==> flow/design.v <==
module	ARM_SingleCycle_DataPath
	#(parameter	BusWidth = 32)
	(input logic	i_CLK, i_RESET,
	input logic[1:0]				i_Reg_Src, i_Imm_Src,
	input logic						i_PC_Src, i_ALU_Src, 
	input logic						i_Mem_ToReg,
	input logic						i_Reg_Write,
	input logic[1:0]				i_ALU_Control,
	output logic[3:0]				o_ALU_Flags,
	input logic[23:0]				i_Instr,
	output logic[(BusWidth - 1):0]	o_PC, o_ALU_Result,
	output logic[(BusWidth - 1):0]	o_Write_Data,
	input logic[(BusWidth - 1):0]	i_Read_Data);
	logic[(BusWidth - 1):0]			s_PC_in;
	logic[(BusWidth - 1):0]			s_PC;
	logic[(BusWidth - 1):0]			s_PC_Plus4, s_PC_Plus8;
	logic[3:0]						s_Reg1_Address, s_Reg2_Address;
	logic[(BusWidth - 1):0]			s_Reg1_Data, s_Reg2_Data;
	logic[(BusWidth - 1):0]			s_ExtendedData;
	logic[6:0]						s_Shamt;
	logic[(BusWidth - 1):0]			s_Shifted_Data;
	logic[(BusWidth - 1):0]			s_ALU_Src2;
	logic[(BusWidth - 1):0]			s_ALU_Result;
	logic[(BusWidth - 1):0]			s_Result;
	ARM_Mux2				PC_Source
		(s_PC_Plus4, s_Result,
		i_PC_Src,
		s_PC_in);
	ARM_ProgramCounter		ProgramCounter
		(i_CLK, i_RESET,
		s_PC_in,
		s_PC);
	assign o_PC = s_PC;
	ARM_Adder				NextInstruction_Adder
		(s_PC,  32'd4,
		s_PC_Plus4);
	ARM_Adder				PC_Plus8_Adder
		( 32'd4, s_PC_Plus4,
		s_PC_Plus8);
	ARM_Mux2	Reg1_Source
		(i_Instr[19:16], 4'd15,
		i_Reg_Src[0],
		s_Reg1_Address[3:0]);
	ARM_Mux2	Reg2_Source
		(i_Instr[3:0], i_Instr[15:12],
		i_Reg_Src[1],
		s_Reg2_Address[3:0]);
	ARM_RegisterFile		RegisterFile
		(i_CLK, i_RESET,
		i_Reg_Write,
		s_Reg1_Address, s_Reg2_Address,
		 i_Instr[15:12],
		s_PC_Plus8,
		s_Result,
		s_Reg1_Data, s_Reg2_Data);
	ARM_ExtensionUnit		ExtensionUnit
		(i_Instr[23:0],
		i_Imm_Src,
		s_ExtendedData);
	ARM_Mux2				ALU_Src2_Mux
		(s_Reg2_Data, s_ExtendedData,
		i_ALU_Src,
		s_ALU_Src2);
	ARM_ALU					ALU
		(s_Reg1_Data, s_ALU_Src2,
		i_ALU_Control,
		s_ALU_Result,
		o_ALU_Flags);
	assign o_ALU_Result = s_ALU_Result;
	assign o_Write_Data = s_Reg2_Data;
	ARM_Mux2				Result_Source
		(s_ALU_Result, i_Read_Data,
		i_Mem_ToReg,
		s_Result);
endmodule
module	ARM_ProgramCounter
	#(parameter	AddressBusWidth	= 32)
	(input logic							i_CLK, i_RESET,
	input logic[(AddressBusWidth - 1):0]	i_Address,
	output logic[(AddressBusWidth - 1):0]	o_Address);
	always_ff	@(posedge i_CLK, posedge i_RESET)
	begin
		if (i_RESET)		o_Address <= 'd0;
		else				o_Address <= i_Address;
	end
endmodule
module	ARM_Adder
	#(parameter BusWidth = 32)
	(input logic[(BusWidth - 1):0]	i_Adder_Src1, i_Adder_Src2,
	output logic[(BusWidth - 1):0]	o_Adder_Result);
	assign o_Adder_Result = i_Adder_Src1 + i_Adder_Src2;
endmodule
module	ARM_RegisterFile
	#(parameter	BusWidth			= 32,
				RegisterFileSize	= 15)
	(input logic					i_CLK, i_RESET,
	input logic						i_Write_Enable,
	input logic[3:0]				i_Address_ToRead1, i_Address_ToRead2,
	input logic[3:0]				i_Address_ToWrite,
	input logic[(BusWidth - 1):0]	i_R15,
	input logic[(BusWidth - 1):0]	i_Write_Data,
	output logic[(BusWidth - 1):0]	o_Read_Data1, o_Read_Data2);
	int								i;
	logic[(BusWidth - 1):0]			RegisterFile[(RegisterFileSize - 1):0];
	always_ff	@(posedge i_CLK, posedge i_RESET)
	begin
		if (i_RESET)
		begin
			for (i = 0; i < 15; i = i + 1)		RegisterFile[i] <= 32'd0;
		end
		else if (i_Write_Enable)				RegisterFile[i_Address_ToWrite] <= i_Write_Data;
	end
	assign o_Read_Data1 = (i_Address_ToRead1 == 4'd15) ?	i_R15 : RegisterFile[i_Address_ToRead1];
	assign o_Read_Data2 = (i_Address_ToRead2 == 4'd15) ?	i_R15 : RegisterFile[i_Address_ToRead2];
endmodule
module	ARM_ExtensionUnit
	#(parameter	BusWidth			= 32,
				ExtendableDataWidth	= 24)
	(input logic[(ExtendableDataWidth - 1):0]	i_Data,
	input logic[1:0]							i_ExtensionControl,
	output logic[(BusWidth - 1):0]				o_Extension);
	typedef enum logic[1:0] {IMM_DATA_PROCESSING, IMM_MEM, IMM_BRANCH}	ExtensionType;
	always_comb
	begin
		case (i_ExtensionControl)
			IMM_DATA_PROCESSING:	o_Extension = {24'b0, i_Data[7:0]};
			IMM_MEM:				o_Extension = {20'b0, i_Data[11:0]};
			IMM_BRANCH:				o_Extension = {{6{i_Data[23]}}, i_Data[23:0], 2'b00};
			default:	o_Extension = 32'bx;
		endcase
	end
endmodule
module ARM_Shift
	#(parameter	BusWidth	= 32)
	(input logic[(BusWidth - 1):0]	i_Data,
	input logic[6:0]				i_Shamt,
	output logic[(BusWidth - 1):0]	o_Shifted_Data);
	int		l_Shamt;
	typedef enum logic[1:0]	{LSL, LSR, ASR, ROR}	t_ShiftType;
	logic[1:0]						s_ShiftType;
	assign s_ShiftType = i_Shamt[1:0];
	always_comb
	begin
		case (s_ShiftType)
			LSL:	o_Shifted_Data = (i_Data << i_Shamt[6:2]);
			LSR:	o_Shifted_Data = (i_Data >> i_Shamt[6:2]);
			ASR:	o_Shifted_Data = (i_Data >>> i_Shamt[6:2]);
			ROR:
			begin
				case(i_Shamt[6:2])
					4'd0:	o_Shifted_Data = i_Data;
					4'd1:
					begin
						o_Shifted_Data[((BusWidth - 1) - 1):0] = i_Data >> 1;
						o_Shifted_Data[(BusWidth - 1)] = i_Data[0];
					end
					4'd2:
					begin
						o_Shifted_Data[((BusWidth - 1) - 2):0] = i_Data >> 2;
						o_Shifted_Data[(BusWidth - 1):((BusWidth - 1) - 1)] = i_Data[1:0];
					end
					4'd3:
					begin
						o_Shifted_Data[((BusWidth - 1) - 3):0] = i_Data >> 3;
						o_Shifted_Data[(BusWidth - 1):((BusWidth - 1) - 2)] = i_Data[2:0];
					end
					4'd4:
					begin
						o_Shifted_Data[((BusWidth - 1) - 4):0] = i_Data >> 4;
						o_Shifted_Data[(BusWidth - 1):((BusWidth - 1) - 3)] = i_Data[3:0];
					end
					4'd5:
					begin
						o_Shifted_Data[((BusWidth - 1) - 5):0] = i_Data >> 5;
						o_Shifted_Data[(BusWidth - 1):((BusWidth - 1) - 4)] = i_Data[4:0];
					end
					4'd6:
					begin
						o_Shifted_Data[((BusWidth - 1) - 6):0] = i_Data >> 6;
						o_Shifted_Data[(BusWidth - 1):((BusWidth - 1) - 5)] = i_Data[5:0];
					end
					4'd7:
					begin
						o_Shifted_Data[((BusWidth - 1) - 7):0] = i_Data >> 7;
						o_Shifted_Data[(BusWidth - 1):((BusWidth - 1) - 6)] = i_Data[6:0];
					end
					4'd8:
					begin
						o_Shifted_Data[((BusWidth - 1) - 8):0] = i_Data >> 8;
						o_Shifted_Data[(BusWidth - 1):((BusWidth - 1) - 7)] = i_Data[7:0];
					end
					4'd9:
					begin
						o_Shifted_Data[((BusWidth - 1) - 9):0] = i_Data >> 9;
						o_Shifted_Data[(BusWidth - 1):((BusWidth - 1) - 8)] = i_Data[8:0];
					end
					4'd10:
					begin
						o_Shifted_Data[((BusWidth - 1) - 10):0] = i_Data >> 10;
						o_Shifted_Data[(BusWidth - 1):((BusWidth - 1) - 9)] = i_Data[9:0];
					end
					4'd11:
					begin
						o_Shifted_Data[((BusWidth - 1) - 11):0] = i_Data >> 11;
						o_Shifted_Data[(BusWidth - 1):((BusWidth - 1) - 10)] = i_Data[10:0];
					end
					4'd12:
					begin
						o_Shifted_Data[((BusWidth - 1) - 12):0] = i_Data >> 12;
						o_Shifted_Data[(BusWidth - 1):((BusWidth - 1) - 11)] = i_Data[11:0];
					end
					4'd13:
					begin
						o_Shifted_Data[((BusWidth - 1) - 13):0] = i_Data >> 13;
						o_Shifted_Data[(BusWidth - 1):((BusWidth - 1) - 12)] = i_Data[12:0];
					end
					4'd14:
					begin
						o_Shifted_Data[((BusWidth - 1) - 14):0] = i_Data >> 14;
						o_Shifted_Data[(BusWidth - 1):((BusWidth - 1) - 13)] = i_Data[13:0];
					end
					4'd15:
					begin
						o_Shifted_Data[((BusWidth - 1) - 15):0] = i_Data >> 15;
						o_Shifted_Data[(BusWidth - 1):((BusWidth - 1) - 14)] = i_Data[14:0];
					end
				endcase
			end
		endcase
	end
endmodule
module	ARM_ALU
	#(parameter	BusWidth	= 32)
	(input logic[(BusWidth - 1):0]	i_ALU_Src1, i_ALU_Src2,
	input logic[1:0]				i_ALU_Control,
	output logic[(BusWidth - 1):0]	o_ALU_Result,
	output logic[3:0]				o_ALU_Flags);
	logic[(BusWidth - 1):0]			s_ALU_Result;
	logic							s_Flag_Negative, s_Flag_Zero;
	logic							s_Flag_Carry, s_Flag_Overflow;
	logic[BusWidth:0]				s_Sum_Ext;
	logic							s_Sum_Carry;
	assign s_Sum_Ext = {1'b0, i_ALU_Src1} + {1'b0, i_ALU_Src2};
	assign s_Sum_Carry = s_Sum_Ext[BusWidth];
	typedef enum logic[1:0] {ADD, SUB, AND, ORR}	ALU_Operation;
	always_comb
	begin
		case (i_ALU_Control[1:0])
			ADD:	s_ALU_Result = i_ALU_Src1 + i_ALU_Src2;
			SUB:	s_ALU_Result = i_ALU_Src1 - i_ALU_Src2;
			AND:	s_ALU_Result = i_ALU_Src1 & i_ALU_Src2;
			ORR:	s_ALU_Result = i_ALU_Src1 | i_ALU_Src2;
			default:	s_ALU_Result = 32'b0;
		endcase
	end
	always_comb
	begin
		s_Flag_Negative = (s_ALU_Result[BusWidth - 1] == 1'b1) ?	1'b1 : 1'b0;
		s_Flag_Zero = (s_ALU_Result == 0) ?							1'b1 : 1'b0;
		case (i_ALU_Control[1:0])
			ADD:
			begin
				s_Flag_Carry = s_Sum_Carry;
				s_Flag_Overflow =	((~i_ALU_Src1[BusWidth - 1] & ~i_ALU_Src2[BusWidth - 1] & s_ALU_Result[BusWidth - 1]) |
									(i_ALU_Src1[BusWidth - 1] & i_ALU_Src2[BusWidth - 1] & ~s_ALU_Result[BusWidth - 1]));
			end
			SUB:
			begin
				s_Flag_Carry = (i_ALU_Src1 >= i_ALU_Src2) ?					1'b1 : 1'b0;
				s_Flag_Overflow =	((i_ALU_Src1[BusWidth - 1] & ~i_ALU_Src2[BusWidth - 1] & ~s_ALU_Result[BusWidth - 1]) |
									(~i_ALU_Src1[BusWidth - 1] & i_ALU_Src2[BusWidth - 1] & s_ALU_Result[BusWidth - 1]));
			end
			default:
			begin
				s_Flag_Carry = 1'bx;
				s_Flag_Overflow = 1'bx;
			end
		endcase
	end
	assign o_ALU_Result =	s_ALU_Result;
	assign o_ALU_Flags =	{s_Flag_Negative, s_Flag_Zero,
							s_Flag_Carry, s_Flag_Overflow};
endmodule
module ARM_Mux2
	#(parameter	BusWidth	= 32)
	(input logic[(BusWidth - 1):0]	i_Mux_Src0, i_Mux_Src1,
	input logic						i_Mux_Src_Select,
	output logic[(BusWidth - 1):0]	o_Mux_out);
	assign o_Mux_out = (i_Mux_Src_Select) ?	i_Mux_Src1 : i_Mux_Src0;
endmodule
module ARM_SyngleCycle_Controller
	(input logic		i_CLK, i_RESET,
	input logic[3:0]	i_ALU_Flags,
	output logic[1:0]	o_Reg_Src, o_Imm_Src,
	output logic		o_PC_Src, o_ALU_Src,
	output logic		o_Mem_ToReg,
	output logic		o_Reg_Write, o_Mem_Write,
	output logic[1:0]	o_ALU_Control,
	input logic[15:0]	i_Instr);
	logic[3:0]			s_Cond;
	logic[1:0]			s_Flag_Write;
	logic				s_PC_Src;
	logic				s_Reg_Write, s_Mem_Write;
	logic				s_No_Write;
	logic[1:0]			s_Op;
	logic[5:0]			s_Funct;
	logic[3:0]			s_Rd;
	assign s_Cond	= i_Instr[15:12];
	assign s_Op		= i_Instr[11:10];
	assign s_Funct	= i_Instr[9:4];
	assign s_Rd		= i_Instr[3:0];
	ARM_SyngleCycle_Decoder				Decoder
		(s_Op,
		s_Funct,
		s_Rd,
		s_Flag_Write,
		s_PC_Src,
		s_Reg_Write, s_Mem_Write,
		s_No_Write,
		o_Mem_ToReg,
		o_ALU_Src,
		o_Reg_Src, o_Imm_Src,
		o_ALU_Control);
	ARM_SyngleCycle_ConditionalLogic	ConditionalLogic
		(i_CLK, i_RESET,
		s_Cond,
		i_ALU_Flags,
		s_Flag_Write,
		s_PC_Src,
		s_Reg_Write, s_Mem_Write,
		s_No_Write,
		o_PC_Src,
		o_Reg_Write, o_Mem_Write);
endmodule
module	ARM_SyngleCycle_Decoder
	(input logic[1:0]	i_Op,
	input logic[5:0]	i_Funct,
	input logic[3:0]	i_Rd,
	output logic[1:0]	o_Flag_Write,
	output logic		o_PC_Src,
	output logic		o_Reg_Write, o_Mem_Write,
	output logic		o_No_Write,
	output logic		o_Mem_ToReg,
	output logic		o_ALU_Src,
	output logic[1:0]	o_Reg_Src, o_Imm_Src,
	output logic[1:0]	o_ALU_Control);
	logic				s_ALU_Operation;
	logic				s_Branch;
	ARM_SyngleCycle_ALU_Decoder		ALU_Decoder
		(i_Funct[4:0],
		s_ALU_Operation,
		o_ALU_Control, o_Flag_Write,
		o_No_Write);
	ARM_SyngleCycle_Main_Decoder	Main_Decoder
		(i_Op, {i_Funct[5], i_Funct[0]},
		o_Reg_Src, o_Imm_Src,
		o_ALU_Src,
		o_Reg_Write, o_Mem_Write,
		o_Mem_ToReg,
		s_ALU_Operation,
		s_Branch);
	ARM_SyngleCycle_PC_Logic		PC_Logic
		(i_Rd,
		s_Branch, o_Reg_Write,
		o_PC_Src);
endmodule
module	ARM_SyngleCycle_ALU_Decoder
	(input logic[4:0]	i_Funct,
	input logic			i_ALU_Operation,
	output logic[1:0]	o_ALU_Control, o_Flag_Write,
	output logic		o_No_Write);
	typedef enum logic[3:0]	{ADD = 4'b0100,
							SUB = 4'b0010,
							AND = 4'b0000,
							ORR = 4'b1100,
							CMP = 4'b1010}	InstructionType;
	always_comb
	begin
		if (i_ALU_Operation)
		begin
			o_ALU_Control		= 2'bxx;
			o_No_Write			= 1'bx;
			o_Flag_Write		= 2'b00;
			case (i_Funct[4:1])
				ADD:
				begin
					o_ALU_Control		= 2'b00;
					o_No_Write			= 1'b0;
					if (i_Funct[0])		o_Flag_Write	= 2'b11;
				end
				SUB:
				begin
					o_ALU_Control		= 2'b01;
					o_No_Write			= 1'b0;
					if (i_Funct[0])		o_Flag_Write	= 2'b11;
				end
				AND:
				begin
					o_ALU_Control		= 2'b10;
					o_No_Write			= 1'b0;
					if (i_Funct[0])		o_Flag_Write	= 2'b10;
				end
				ORR:
				begin
					o_ALU_Control		= 2'b11;
					o_No_Write			= 1'b0;
					if (i_Funct[0])		o_Flag_Write	= 2'b10;
				end
				CMP:
				begin
					o_ALU_Control		= 2'b01;
					o_No_Write			= 1'b1;
					if (i_Funct[0])		o_Flag_Write	= 2'b11;
				end
				default:
				begin
					o_ALU_Control		= 2'bxx;
					o_No_Write			= 1'bx;
					o_Flag_Write		= 2'bxx;
				end
			endcase
		end
		else
		begin
			o_ALU_Control	= 2'b0;
			o_Flag_Write	= 2'b0;
			o_No_Write		= 1'b0;
		end
	end
endmodule
module	ARM_SyngleCycle_Main_Decoder
	(input logic[1:0]	i_Op, i_Funct,
	output logic[1:0]	o_Reg_Src, o_Imm_Src,
	output logic		o_ALU_Src,
	output logic		o_Reg_Write, o_Mem_Write,
	output logic		o_Mem_ToReg,
	output logic		o_ALU_Operation,
	output logic		o_Branch);
	typedef enum logic[1:0] {DATA_PROCESSING,
							MEM_CONTROL,
							BRANCH}	InstructionType;
	always_comb
	begin
		case (i_Op)
			DATA_PROCESSING:
			begin
				if (i_Funct[1])
				begin
					o_Branch		= 1'b0;
					o_Mem_ToReg		= 1'b0;
					o_Mem_Write		= 1'b0;
					o_ALU_Src		= 1'b1;
					o_Imm_Src		= 2'b00;
					o_Reg_Write		= 1'b1;
					o_Reg_Src		= 2'bx0;
					o_ALU_Operation	= 1'b1;
				end
				else
				begin
					o_Branch		= 1'b0;
					o_Mem_ToReg		= 1'b0;
					o_Mem_Write		= 1'b0;
					o_ALU_Src		= 1'b0;
					o_Imm_Src		= 2'bxx;
					o_Reg_Write		= 1'b1;
					o_Reg_Src		= 2'b00;
					o_ALU_Operation	= 1'b1;
				end
			end
			MEM_CONTROL:
			begin
				if (i_Funct[0])
				begin
					o_Branch		= 1'b0;
					o_Mem_ToReg		= 1'b1;
					o_Mem_Write		= 1'b0;
					o_ALU_Src		= 1'b1;
					o_Imm_Src		= 2'b01;
					o_Reg_Write		= 1'b1;
					o_Reg_Src		= 2'bx0;
					o_ALU_Operation	= 1'b0;
				end
				else
				begin
					o_Branch		= 1'b0;
					o_Mem_ToReg		= 1'bx;
					o_Mem_Write		= 1'b1;
					o_ALU_Src		= 1'b1;
					o_Imm_Src		= 2'b01;
					o_Reg_Write		= 1'b0;
					o_Reg_Src		= 2'b10;
					o_ALU_Operation	= 1'b0;
				end
			end
			BRANCH:
			begin
				o_Branch		= 1'b1;
				o_Mem_ToReg		= 1'b0;
				o_Mem_Write		= 1'b0;
				o_ALU_Src		= 1'b1;
				o_Imm_Src		= 2'b10;
				o_Reg_Write		= 1'b0;
				o_Reg_Src		= 2'bx1;
				o_ALU_Operation	= 1'b0;
			end
			default:
			begin
				o_Branch		= 1'bx;
				o_Mem_ToReg		= 1'bx;
				o_Mem_Write		= 1'bx;
				o_ALU_Src		= 1'bx;
				o_Imm_Src		= 2'bxx;
				o_Reg_Write		= 1'bx;
				o_Reg_Src		= 2'bxx;
				o_ALU_Operation	= 1'bx;
			end
		endcase
	end
endmodule
module	ARM_SyngleCycle_PC_Logic
	(input logic[3:0]	i_Rd,
	input logic			i_Branch, i_Reg_Write,
	output logic		o_PC_Src);
	assign o_PC_Src = (((i_Rd == 4'd15) & i_Reg_Write) | i_Branch) ?	1'b1 : 1'b0;
endmodule
module	ARM_SyngleCycle_ConditionalLogic
	(input logic		i_CLK, i_RESET,
	input logic[3:0]	i_Cond,
	input logic[3:0]	i_ALU_Flags,
	input logic[1:0]	i_Flag_Write,
	input logic			i_PC_Src,
	input logic			i_Reg_Write, i_Mem_Write,
	input logic			i_No_Write,
	output logic		o_PC_Src,
	output logic		o_Reg_Write, o_Mem_Write);
	logic[1:0]			s_Flags_NZ, s_Flags_CV;
	logic				s_Cond_Executed;
	logic[1:0]			s_Flag_Write;
	assign s_Flag_Write = (s_Cond_Executed) ?	i_Flag_Write : 2'b00;
	always_ff	@(posedge i_CLK, posedge i_RESET)
	begin
		if (i_RESET)
		begin
			s_Flags_NZ <= 2'b00;
			s_Flags_CV <= 2'b00;
		end
		else
		begin
			if (s_Flag_Write[1])	s_Flags_NZ <= i_ALU_Flags[3:2];
			if (s_Flag_Write[0])	s_Flags_CV <= i_ALU_Flags[1:0];
		end
	end
	ARM_SyngleCycle_ConditionCheck	ConditionCheck
		(i_Cond,
		s_Flags_NZ,
		s_Flags_CV,
		s_Cond_Executed);
	always_comb
	begin
		if (s_Cond_Executed)
		begin
			o_PC_Src = i_PC_Src;
			o_Mem_Write = i_Mem_Write;
			if (~i_No_Write)	o_Reg_Write = i_Reg_Write;
			else					o_Reg_Write = 1'b0;
		end
		else
		begin
			o_PC_Src = 1'b0;
			o_Mem_Write = 1'b0;
			o_Reg_Write = 1'b0;
		end
	end
endmodule
module	ARM_SyngleCycle_ConditionCheck
	(input logic[3:0]	i_Cond,
	input logic[1:0]	i_Flags_NZ,
	input logic[1:0]	i_Flags_CV,
	output logic		o_Cond_Executed);
	typedef enum logic[3:0]	{EQ, NE, CS, LO,
							MI, PL, VS, VC,
							HI,	LS, GE, LT,
							GT, LE, AL}	ConditionTyoe;
	always_comb
	begin
		case (i_Cond)
			EQ:	if (i_Flags_NZ[0])		o_Cond_Executed = 1'b1;
				else					o_Cond_Executed = 1'b0;
			NE:	if (i_Flags_NZ[0] == 0)	o_Cond_Executed = 1'b1;
				else					o_Cond_Executed = 1'b0;
			CS:	if (i_Flags_CV[1])		o_Cond_Executed = 1'b1;
				else					o_Cond_Executed = 1'b0;
			LO:	if (i_Flags_CV[1] == 0)	o_Cond_Executed = 1'b1;
				else					o_Cond_Executed = 1'b0;
			MI:	if (i_Flags_NZ[1])		o_Cond_Executed = 1'b1;
				else					o_Cond_Executed = 1'b0;
			PL:	if (i_Flags_NZ[1] == 0)	o_Cond_Executed = 1'b1;
				else					o_Cond_Executed = 1'b0;
			VS:	if (i_Flags_CV[0])		o_Cond_Executed = 1'b1;
				else					o_Cond_Executed = 1'b0;
			VC:	if (i_Flags_CV[0] == 0)	o_Cond_Executed = 1'b1;
				else					o_Cond_Executed = 1'b0;
			HI:	if ((i_Flags_NZ[0] == 0) & (i_Flags_CV[1]))	o_Cond_Executed = 1'b1;
				else										o_Cond_Executed = 1'b0;
			LS:	if ((i_Flags_NZ[0]) | (i_Flags_CV[1] == 0))	o_Cond_Executed = 1'b1;
				else										o_Cond_Executed = 1'b0;
			GE:	if (~((i_Flags_NZ[1]) ^ (i_Flags_CV[0])))	o_Cond_Executed = 1'b1;
				else										o_Cond_Executed = 1'b0;
			LT:	if (((i_Flags_NZ[1]) ^ (i_Flags_CV[0])))	o_Cond_Executed = 1'b1;
				else										o_Cond_Executed = 1'b0;
			GT:	if ((~i_Flags_NZ[0]) & (~((i_Flags_NZ[1]) ^ (i_Flags_CV[0]))))	o_Cond_Executed = 1'b1;
				else															o_Cond_Executed = 1'b0;
			LE:	if ((i_Flags_NZ[0]) | (((i_Flags_NZ[1]) ^ (i_Flags_CV[0]))))	o_Cond_Executed = 1'b1;
				else															o_Cond_Executed = 1'b0;
			AL:	o_Cond_Executed = 1'b1;
			default:	o_Cond_Executed = 1'bx;
		endcase
	end
endmodule
module ARM_SingleCycle_CPU
	#(parameter	BusWidth	= 32)
	(input logic		i_CLK, i_RESET,
	input logic[(BusWidth - 1):0]	i_Instr,
	output logic[(BusWidth - 1):0]	o_PC,
	output logic[(BusWidth - 1):0]	o_Data_Address,
	output logic					o_Mem_Write,
	output logic[(BusWidth - 1):0]	o_Write_Data,
	input logic[(BusWidth - 1):0]	i_Read_Data);
	logic[3:0]			s_ALU_Flags;
	logic[1:0]			s_Reg_Src, s_Imm_Src;
	logic				s_PC_Src, s_ALU_Src;
	logic[1:0]			s_ALU_Control;
	logic				s_Mem_ToReg;
	logic				s_Reg_Write; 
	ARM_SingleCycle_DataPath	Datapath
		(i_CLK, i_RESET,
		s_Reg_Src, s_Imm_Src,
		s_PC_Src, s_ALU_Src,
		s_Mem_ToReg,
		s_Reg_Write,
		s_ALU_Control,
		s_ALU_Flags,
		i_Instr[23:0],
		o_PC, o_Data_Address,
		o_Write_Data,
		i_Read_Data);
	ARM_SyngleCycle_Controller	Controller
		(i_CLK, i_RESET,
		s_ALU_Flags,
		s_Reg_Src, s_Imm_Src,
		s_PC_Src, s_ALU_Src,
		s_Mem_ToReg,
		s_Reg_Write, o_Mem_Write,
		s_ALU_Control,
		{i_Instr[31:20], i_Instr[15:12]});
endmodule
==> reports on ARM_SingleCycle_CPU <==
**Reports on ARM_SingleCycle_CPU**

Tool output for the design above before and after an edit, in the order of the flow.
"before" refers to lines of the RTL above, "after" to lines of the edited file.
"change": "after" minus "before" as printed here. "relative change": 100 x difference / "before".
Operators: Yosys type, input widths -> output width; for muxes data width and select width s.
Library cell names are shortened.
A cell with - has no value.

- Design top: ARM_SingleCycle_CPU
- Clock input: i_CLK
- Library: sky130hd
- Library corner: tt_025C_1v80

**Edit of the RTL**

The edit as a unified diff against the file above.
This change comes from a script, not from a designer. The edited design behaves differently; no optimisation was intended.

```diff
@@ -360,8 +360,5 @@
 		s_ALU_Operation,
 		s_Branch);
-	ARM_SyngleCycle_PC_Logic		PC_Logic
-		(i_Rd,
-		s_Branch, o_Reg_Write,
-		o_PC_Src);
+	assign o_PC_Src = s_Branch;
 endmodule
 module	ARM_SyngleCycle_ALU_Decoder
```

**Word-level counts**

Counts by Yosys on the flattened word-level netlist (proc, flatten, opt, wreduce). Print and check cells are left out.

Operators by class:

| what | before | after | change | relative change (%) |
|---|---|---|---|---|
| $add $sub $neg | 5 | 5 | 0 | 0.00 |
| bitwise logic cells | 25 | 23 | -2 | -8.00 |
| reductions and logical operators | 31 | 31 | 0 | 0.00 |
| $lt $le $gt $ge | 1 | 1 | 0 | 0.00 |
| equal/unequal tests | 70 | 69 | -1 | -1.43 |
| mux-type cells | 60 | 59 | -1 | -1.67 |

Operators by type and width:

| cell | before | after | change | relative change (%) |
|---|---|---|---|---|
| $eq 4x4->1 const B | 33 | 32 | -1 | -3.03 |
| $mux 1 | 27 | 26 | -1 | -3.70 |
| $and 1x1->1 | 11 | 10 | -1 | -9.09 |
| $or 1x1->1 | 5 | 4 | -1 | -20.00 |
| $eq 4x3->1 const B | 17 | 17 | 0 | 0.00 |
| $reduce_and 2->1 | 15 | 15 | 0 | 0.00 |
| $eq 4x2->1 const B | 9 | 9 | 0 | 0.00 |
| $mux 2 | 8 | 8 | 0 | 0.00 |
| $pmux 1 s2 | 8 | 8 | 0 | 0.00 |
| $not 1->1 | 6 | 6 | 0 | 0.00 |
| $logic_not 4->1 | 5 | 5 | 0 | 0.00 |
| $mux 32 | 5 | 5 | 0 | 0.00 |
| $reduce_or 2->1 | 5 | 5 | 0 | 0.00 |
| $eq 2x2->1 const B | 4 | 4 | 0 | 0.00 |
| $eq 4x1->1 const B | 4 | 4 | 0 | 0.00 |
| $eq 2x1->1 const B | 3 | 3 | 0 | 0.00 |
| $logic_not 2->1 | 3 | 3 | 0 | 0.00 |
| $mux 4 | 2 | 2 | 0 | 0.00 |
| $pmux 2 s3 | 2 | 2 | 0 | 0.00 |
| $pmux 32 s15 | 2 | 2 | 0 | 0.00 |
| $add 3x32->32 const A | 1 | 1 | 0 | 0.00 |
| $add 32x3->32 const B | 1 | 1 | 0 | 0.00 |
| $add 32x32->32 | 1 | 1 | 0 | 0.00 |
| $add 32x32->33 | 1 | 1 | 0 | 0.00 |
| $and 32x32->32 | 1 | 1 | 0 | 0.00 |
| $ge 32x32->1 | 1 | 1 | 0 | 0.00 |
| $logic_not 32->1 | 1 | 1 | 0 | 0.00 |
| $or 32x32->32 | 1 | 1 | 0 | 0.00 |

The list need not be complete.

Word-level totals:

| what | before | after | change | relative change (%) |
|---|---|---|---|---|
| input port bits | 66 | 66 | 0 | 0.00 |
| flip-flop bits (word level) | 516 | 516 | 0 | 0.00 |
| output and inout port bits | 97 | 97 | 0 | 0.00 |
| elaborated cells | 210 | 206 | -4 | -1.90 |

**Longest topological paths**

Longest topological path by Yosys (ltp), each cell counted once; first at word level (registers and memories cut), then after technology mapping (sequential cells cut; the memories' decode and read muxes count).

Logic depth:

| what | before | after | change | relative change (%) |
|---|---|---|---|---|
| depth after elaboration | 13 | 13 | 0 | 0.00 |
| ABC_AREA | 0 | 0 | - | - |
| gate-level depth with buffers | 29 | 28 | -1 | -3.45 |
| depth with buffers taken out | 25 | 25 | 0 | 0.00 |

**Synthesis result**

The flow's flattened synthesis, as Yosys stat reports it; memories are mapped. The netlist is that of the ABC_AREA named above (0 if unset); the other value can give another one.

Mapped netlist:

| what | before | after | change | relative change (%) |
|---|---|---|---|---|
| buffer cells | 319 | 322 | +3 | +0.94 |
| standard cells after synthesis | 3857 | 3839 | -18 | -0.47 |
| mapped flip-flops | 516 | 516 | 0 | 0.00 |
| sequential part of the area (um^2) | 12912.4 | 12912.4 | 0.0 | 0.00 |
| chip area (Yosys) (um^2) | 32137.1 | 32218.4 | +81.3 | +0.25 |

Cell types:

| cell | before | after | change | relative change (%) |
|---|---|---|---|---|
| o21ai_0 | 557 | 494 | -63 | -11.31 |
| a21oi_1 | 179 | 213 | +34 | +18.99 |
| mux2_2 | 1 | 18 | +17 | +1700.00 |
| a21o_1 | 58 | 42 | -16 | -27.59 |
| and3_1 | 24 | 36 | +12 | +50.00 |
| buf_2 | 23 | 11 | -12 | -52.17 |
| nand2b_1 | 20 | 13 | -7 | -35.00 |
| o31ai_1 | 7 | 14 | +7 | +100.00 |
| o22ai_1 | 43 | 37 | -6 | -13.95 |
| o221ai_1 | 21 | 15 | -6 | -28.57 |
| a211oi_1 | 13 | 7 | -6 | -46.15 |
| buf_4 | 1 | 7 | +6 | +600.00 |
| xor2_1 | 24 | 19 | -5 | -20.83 |
| o211ai_1 | 19 | 14 | -5 | -26.32 |
| or2_2 | 13 | 8 | -5 | -38.46 |
| a221o_1 | 13 | 9 | -4 | -30.77 |
| o2111ai_1 | 9 | 5 | -4 | -44.44 |
| or3_1 | 8 | 12 | +4 | +50.00 |

The list need not be complete.
By module: a second synthesis without flattening, with its own total; a netlist apart from the flattened one above.

Second synthesis, totals:

| what | before | after | change | relative change (%) |
|---|---|---|---|---|
| cell total of the unflattened synthesis | 4096 | 4094 | -2 | -0.05 |
| area total of the unflattened synthesis (um^2) | 40323.7 | 40308.7 | -15.0 | -0.04 |

Rows give one instance, submodules left out.

Modules, before:

| module | cells | area (um^2) | times used | sequential area (um^2) |
|---|---|---|---|---|
| ARM_RegisterFile | 2461 | 26818.2 | 1 | 12011.5 |
| ARM_ALU | 821 | 5555.3 | 1 | 0.0 |
| ARM_Adder | 241 | 1744.2 | 2 | 0.0 |
| ARM_Mux2 | 36 | 544.3 | 5 | 0.0 |
| ARM_ProgramCounter | 33 | 804.5 | 1 | 800.8 |
| ARM_ExtensionUnit | 45 | 311.5 | 1 | 0.0 |
| ARM_SyngleCycle_ConditionCheck | 32 | 230.2 | 1 | 0.0 |
| ARM_SyngleCycle_ConditionalLogic | 14 | 181.4 | 1 | 100.1 |
| ARM_SyngleCycle_Main_Decoder | 14 | 105.1 | 1 | 0.0 |
| ARM_SyngleCycle_ALU_Decoder | 10 | 85.1 | 1 | 0.0 |
| ARM_SyngleCycle_PC_Logic | 2 | 15.0 | 1 | 0.0 |
| ARM_SingleCycle_DataPath | 2 | 7.5 | 1 | 0.0 |
| ARM_SingleCycle_CPU | 0 | 0.0 | 1 | 0.0 |
| ARM_SyngleCycle_Controller | 0 | 0.0 | 1 | 0.0 |
| ARM_SyngleCycle_Decoder | 0 | 0.0 | 1 | 0.0 |

Modules, after:

| module | cells | area (um^2) | times used | sequential area (um^2) |
|---|---|---|---|---|
| ARM_RegisterFile | 2461 | 26818.2 | 1 | 12011.5 |
| ARM_ALU | 821 | 5555.3 | 1 | 0.0 |
| ARM_Adder | 241 | 1744.2 | 2 | 0.0 |
| ARM_Mux2 | 36 | 544.3 | 5 | 0.0 |
| ARM_ProgramCounter | 33 | 804.5 | 1 | 800.8 |
| ARM_ExtensionUnit | 45 | 311.5 | 1 | 0.0 |
| ARM_SyngleCycle_ConditionCheck | 32 | 230.2 | 1 | 0.0 |
| ARM_SyngleCycle_ConditionalLogic | 14 | 181.4 | 1 | 100.1 |
| ARM_SyngleCycle_Main_Decoder | 14 | 105.1 | 1 | 0.0 |
| ARM_SyngleCycle_ALU_Decoder | 10 | 85.1 | 1 | 0.0 |
| ARM_SingleCycle_DataPath | 2 | 7.5 | 1 | 0.0 |
| ARM_SingleCycle_CPU | 0 | 0.0 | 1 | 0.0 |
| ARM_SyngleCycle_Controller | 0 | 0.0 | 1 | 0.0 |
| ARM_SyngleCycle_Decoder | 0 | 0.0 | 1 | 0.0 |

**Worst setup path after synthesis**

Source: OpenSTA report_checks on the synthesized netlist (no wires, ideal clock, input and output delay 20% of the period each), path of least setup slack; recovery checks are left aside. Register names are those of the netlist, which keeps one name where synthesis merged equal registers.

Timing post-synthesis:

| what | before | after | change | relative change (%) |
|---|---|---|---|---|
| kind | input port to output port | input port to output port | - | - |
| start | in i_Instr[27] | in i_Instr[27] | - | - |
| end | out o_Data_Address[31] | out o_Data_Address[30] | - | - |
| time at the first pin (ps) | 2800 | 2800 | 0 | 0.00 |
| required time (ps) | 11200 | 11200 | 0 | 0.00 |
| arrival (ps) | 7648 | 7760 | +112 | +1.46 |
| input delay (ps) | 2800 | 2800 | 0 | 0.00 |
| clock period (ps) | 14000 | 14000 | 0 | 0.00 |
| buffers on the path | 6 | 3 | -3 | -50.00 |
| setup slack (ps) | 3552 | 3440 | -112 | - |
| path delay (ps) | 4848 | 4960 | +112 | +2.31 |
| stages | 26 | 23 | -3 | -11.54 |
| external output delay (ps) | 2800 | 2800 | 0 | 0.00 |
| period reached after synthesis (ps) | 10448 | 10560 | +112 | +1.07 |

"path delay" = arrival - input delay + setup time.
A path that ends at an output port has no setup time.
"stages" counts driving pins, that of a launching flip-flop among them; a cell with two outputs on the path counts twice.
"period reached after synthesis" = period - worst setup slack (recovery checks aside). The figure is calculated, with input and output delays left at 20% of the set period.
The rows between start and end are the longest chain of elaborated cells between them; the timing report does not say that the signal goes this way. Where chains are equally long, one stands for them.
A line is the first line of the expression or statement that the cell stems from. Yosys adds cells for indexed reads and writes and turns some case tables into memories.

Between the ends, post-synthesis, before:
- Cells stage by stage: inv_1 -> ha_1 -> clkbuf_1 -> clkbuf_1 -> a31oi_1 -> nor2_1 -> clkbuf_1 -> buf_1 -> a22oi_1 -> nand4_1 -> nor2_1 -> nor2_1 -> nand2_1 -> o21a_1 -> ha_1 -> buf_2 -> nor3b_1 -> nor3_2 -> o211ai_1 -> a221oi_2 -> o211ai_1 -> a311oi_1 -> xnor2_1 -> a221oi_2 -> inv_1 -> buf_4
- Cells in the longest elaborated chain: 9
- Elaborated cells between the ends (all ways): 61
- Those cells by class: 2 x add/sub; 37 x eq/ne; 14 x mux; 2 x logic; 6 x reduce/logical

RTL lines, path post-synthesis, before:

| what | RTL line | source |
|---|---|---|
| from (decl) | 623 | `input logic[(BusWidth - 1):0] i_Instr,` |
| $eq 2x2->1 | 444 | `case (i_Op)` |
| $pmux 2 s3 | 444 |  |
| $mux 4 | 289 | `assign o_Mux_out = (i_Mux_Src_Select) ? i_Mux_Src1 : i_Mux_Src0;` |
| $eq 4x4->1 | 114 | `assign o_Read_Data2 = (i_Address_ToRead2 == 4'd15) ? i_R15 : RegisterFile[i_Address_ToRead2];` |
| $pmux 32 s15 | 114 |  |
| $mux 32 | 114 |  |
| $mux 32 | 289 |  |
| $sub 32x32->32 | 250 | `SUB: s_ALU_Result = i_ALU_Src1 - i_ALU_Src2;` |
| $pmux 32 s4 | 248 | `case (i_ALU_Control[1:0])` |
| to (decl) | 625 | `output logic[(BusWidth - 1):0] o_Data_Address,` |

Nets of the timed path that keep an RTL name, with a line that drives or declares them; the list need not be complete.

Named nets, post-synthesis, before:

| signal | RTL line | source |
|---|---|---|
| o_Write_Data[2] | 114 |  |
| Datapath.ALU.s_Flag_Negative | 258 | `s_Flag_Negative = (s_ALU_Result[BusWidth - 1] == 1'b1) ? 1'b1 : 1'b0;` |

Between the ends, post-synthesis, after:
- Cells stage by stage: inv_1 -> ha_1 -> clkbuf_1 -> clkbuf_1 -> nor2_1 -> a31oi_1 -> nor2_1 -> clkbuf_1 -> a222oi_1 -> nand3_1 -> o22ai_1 -> nand2_1 -> a222oi_1 -> ha_1 -> or3_1 -> or4_1 -> a21oi_1 -> o21ai_1 -> a21oi_1 -> o41ai_1 -> a221o_1 -> a221oi_1 -> inv_1
- Cells in the longest elaborated chain: 9
- Elaborated cells between the ends (all ways): 61
- Those cells by class: 2 x add/sub; 37 x eq/ne; 14 x mux; 2 x logic; 6 x reduce/logical

RTL lines, path post-synthesis, after:

| what | RTL line | source |
|---|---|---|
| from (decl) | 620 | `input logic[(BusWidth - 1):0] i_Instr,` |
| $eq 2x2->1 | 441 | `case (i_Op)` |
| $pmux 2 s3 | 441 |  |
| $mux 4 | 289 | `assign o_Mux_out = (i_Mux_Src_Select) ? i_Mux_Src1 : i_Mux_Src0;` |
| $eq 4x4->1 | 114 | `assign o_Read_Data2 = (i_Address_ToRead2 == 4'd15) ? i_R15 : RegisterFile[i_Address_ToRead2];` |
| $pmux 32 s15 | 114 |  |
| $mux 32 | 114 |  |
| $mux 32 | 289 |  |
| $sub 32x32->32 | 250 | `SUB: s_ALU_Result = i_ALU_Src1 - i_ALU_Src2;` |
| $pmux 32 s4 | 248 | `case (i_ALU_Control[1:0])` |
| to (decl) | 622 | `output logic[(BusWidth - 1):0] o_Data_Address,` |

Named nets, post-synthesis, after:

| signal | RTL line |
|---|---|
| o_Write_Data[9] | 114 |

**Timing after layout**

From the final timing report of the runs of pair A: the path of least setup slack in the routed layout; clock arrival at registers is part of the times.
The report prints the path's times to 10 ps; the period is as set.

Timing post-layout:

| what | before | after | change | relative change (%) |
|---|---|---|---|---|
| kind | input port to output port | input port to output port | - | - |
| start | in i_Instr[27] | in i_Instr[27] | - | - |
| end | out o_Data_Address[30] | out o_Data_Address[31] | - | - |
| stages | 22 | 23 | +1 | +4.55 |
| time at the first pin (ps) | 2800 | 2800 | 0 | 0.00 |
| required time (ps) | 11200 | 11200 | 0 | 0.00 |
| arrival (ps) | 10550 | 10730 | +180 | +1.71 |
| clock period (ps) | 14000 | 14000 | 0 | 0.00 |
| setup slack (ps) | 650 | 470 | -180 | - |
| input delay (ps) | 2800 | 2800 | 0 | 0.00 |
| external output delay (ps) | 2800 | 2800 | 0 | 0.00 |
| buffers on the path | 3 | 4 | +1 | +33.33 |

The rows between start and end are the longest chain of elaborated cells between them; the timing report does not say that the signal goes this way. Where chains are equally long, one stands for them.

Between the ends, post-layout, before:
- Cells stage by stage: clkdlybuf4s50_1 -> inv_1 -> ha_1 -> a31oi_1 -> nor2_4 -> buf_4 -> a222oi_1 -> and3_1 -> nand4_1 -> o221ai_1 -> o21a_1 -> ha_1 -> nand2_1 -> o21ai_0 -> o21ai_0 -> a21oi_1 -> a21o_1 -> a21oi_1 -> o311ai_0 -> a221oi_1 -> a21oi_1 -> clkdlybuf4s50_1
- Cells in the longest elaborated chain: 9
- Elaborated cells between the ends (all ways): 61
- Those cells by class: 2 x add/sub; 37 x eq/ne; 14 x mux; 2 x logic; 6 x reduce/logical

RTL lines, path post-layout, before:

| what | RTL line | source |
|---|---|---|
| from (decl) | 623 | `input logic[(BusWidth - 1):0] i_Instr,` |
| $eq 2x2->1 | 444 | `case (i_Op)` |
| $pmux 2 s3 | 444 |  |
| $mux 4 | 289 | `assign o_Mux_out = (i_Mux_Src_Select) ? i_Mux_Src1 : i_Mux_Src0;` |
| $eq 4x4->1 | 114 | `assign o_Read_Data2 = (i_Address_ToRead2 == 4'd15) ? i_R15 : RegisterFile[i_Address_ToRead2];` |
| $pmux 32 s15 | 114 |  |
| $mux 32 | 114 |  |
| $mux 32 | 289 |  |
| $sub 32x32->32 | 250 | `SUB: s_ALU_Result = i_ALU_Src1 - i_ALU_Src2;` |
| $pmux 32 s4 | 248 | `case (i_ALU_Control[1:0])` |
| to (decl) | 625 | `output logic[(BusWidth - 1):0] o_Data_Address,` |

Between the ends, post-layout, after:
- Cells stage by stage: clkdlybuf4s50_1 -> inv_1 -> ha_1 -> a31oi_1 -> nor2_4 -> buf_4 -> buf_4 -> a222oi_1 -> and3_1 -> nand4_1 -> o221ai_1 -> o21a_1 -> ha_1 -> nor4_1 -> o311ai_0 -> a21oi_1 -> nor3_2 -> o41ai_2 -> a311oi_1 -> xor2_1 -> o221ai_2 -> o21bai_1 -> clkdlybuf4s50_1
- Cells in the longest elaborated chain: 9
- Elaborated cells between the ends (all ways): 61
- Those cells by class: 2 x add/sub; 37 x eq/ne; 14 x mux; 2 x logic; 6 x reduce/logical

RTL lines, path post-layout, after:

| what | RTL line | source |
|---|---|---|
| from (decl) | 620 | `input logic[(BusWidth - 1):0] i_Instr,` |
| $eq 2x2->1 | 441 | `case (i_Op)` |
| $pmux 2 s3 | 441 |  |
| $mux 4 | 289 | `assign o_Mux_out = (i_Mux_Src_Select) ? i_Mux_Src1 : i_Mux_Src0;` |
| $eq 4x4->1 | 114 | `assign o_Read_Data2 = (i_Address_ToRead2 == 4'd15) ? i_R15 : RegisterFile[i_Address_ToRead2];` |
| $pmux 32 s15 | 114 |  |
| $mux 32 | 114 |  |
| $mux 32 | 289 |  |
| $sub 32x32->32 | 250 | `SUB: s_ALU_Result = i_ALU_Src1 - i_ALU_Src2;` |
| $pmux 32 s4 | 248 | `case (i_ALU_Control[1:0])` |
| to (decl) | 622 | `output logic[(BusWidth - 1):0] o_Data_Address,` |

**Measured runs**

Runs of the flow (Yosys, OpenROAD) on both versions; the two runs of a pair have the same settings. The constraints put input and output delay at 20% of the set period each and load the outputs with 0.01 pF.

Flow settings, pair A:
- CORE_UTILIZATION: 40
- PLACE_DENSITY: 0.6
- period_ns: 14.0
- CAP_MARGIN: 20
- CORE_MARGIN: 2
- SLEW_MARGIN: 20

Measured results, pair A:

| what | before | after | change | relative change (%) |
|---|---|---|---|---|
| post-layout utilization (%) | 46.8 | 46.4 | -0.4 | - |
| mapped cell area after synthesis (um^2) | 32137.1 | 32218.4 | +81.3 | +0.25 |
| setup TNS (ps) | 0 | 0 | 0 | - |
| standard-cell area of the final layout (um^2) | 37093.1 | 37184.4 | +91.3 | +0.25 |
| period achieved (ps) | 13347 | 13534 | +187 | +1.40 |
| smallest setup slack (ps) | 653 | 466 | -187 | - |
| die footprint (um^2) | 82624.6 | 82831.7 | +207.1 | +0.25 |

Flow settings, pair B:
- ABC_AREA: 0
- CAP_MARGIN: 10
- CORE_ASPECT_RATIO: 0.84
- CORE_MARGIN: 6
- CORE_UTILIZATION: 32
- CTS_CLUSTER_DIAMETER: 202
- PLACE_DENSITY_LB_ADDON: 0.12
- SETUP_SLACK_MARGIN: -0.88
- period_ns: 16.9
- SLEW_MARGIN: 20

Measured results, pair B:

| what | before | after | change | relative change (%) |
|---|---|---|---|---|
| post-layout utilization (%) | 38.0 | 37.5 | -0.5 | - |
| mapped cell area after synthesis (um^2) | 32137.1 | 32218.4 | +81.3 | +0.25 |
| setup TNS (ps) | 0 | 0 | 0 | - |
| standard-cell area of the final layout (um^2) | 37407.1 | 37343.3 | -63.8 | -0.17 |
| period achieved (ps) | 14991 | 15159 | +168 | +1.12 |
| smallest setup slack (ps) | 1909 | 1741 | -168 | - |
| die footprint (um^2) | 108206.0 | 108471.0 | +265.0 | +0.24 |

"period achieved": clock period set for the run, less the worst setup slack. It is reckoned from that one timing run; input and output delays stay at 20% of the period that was set.
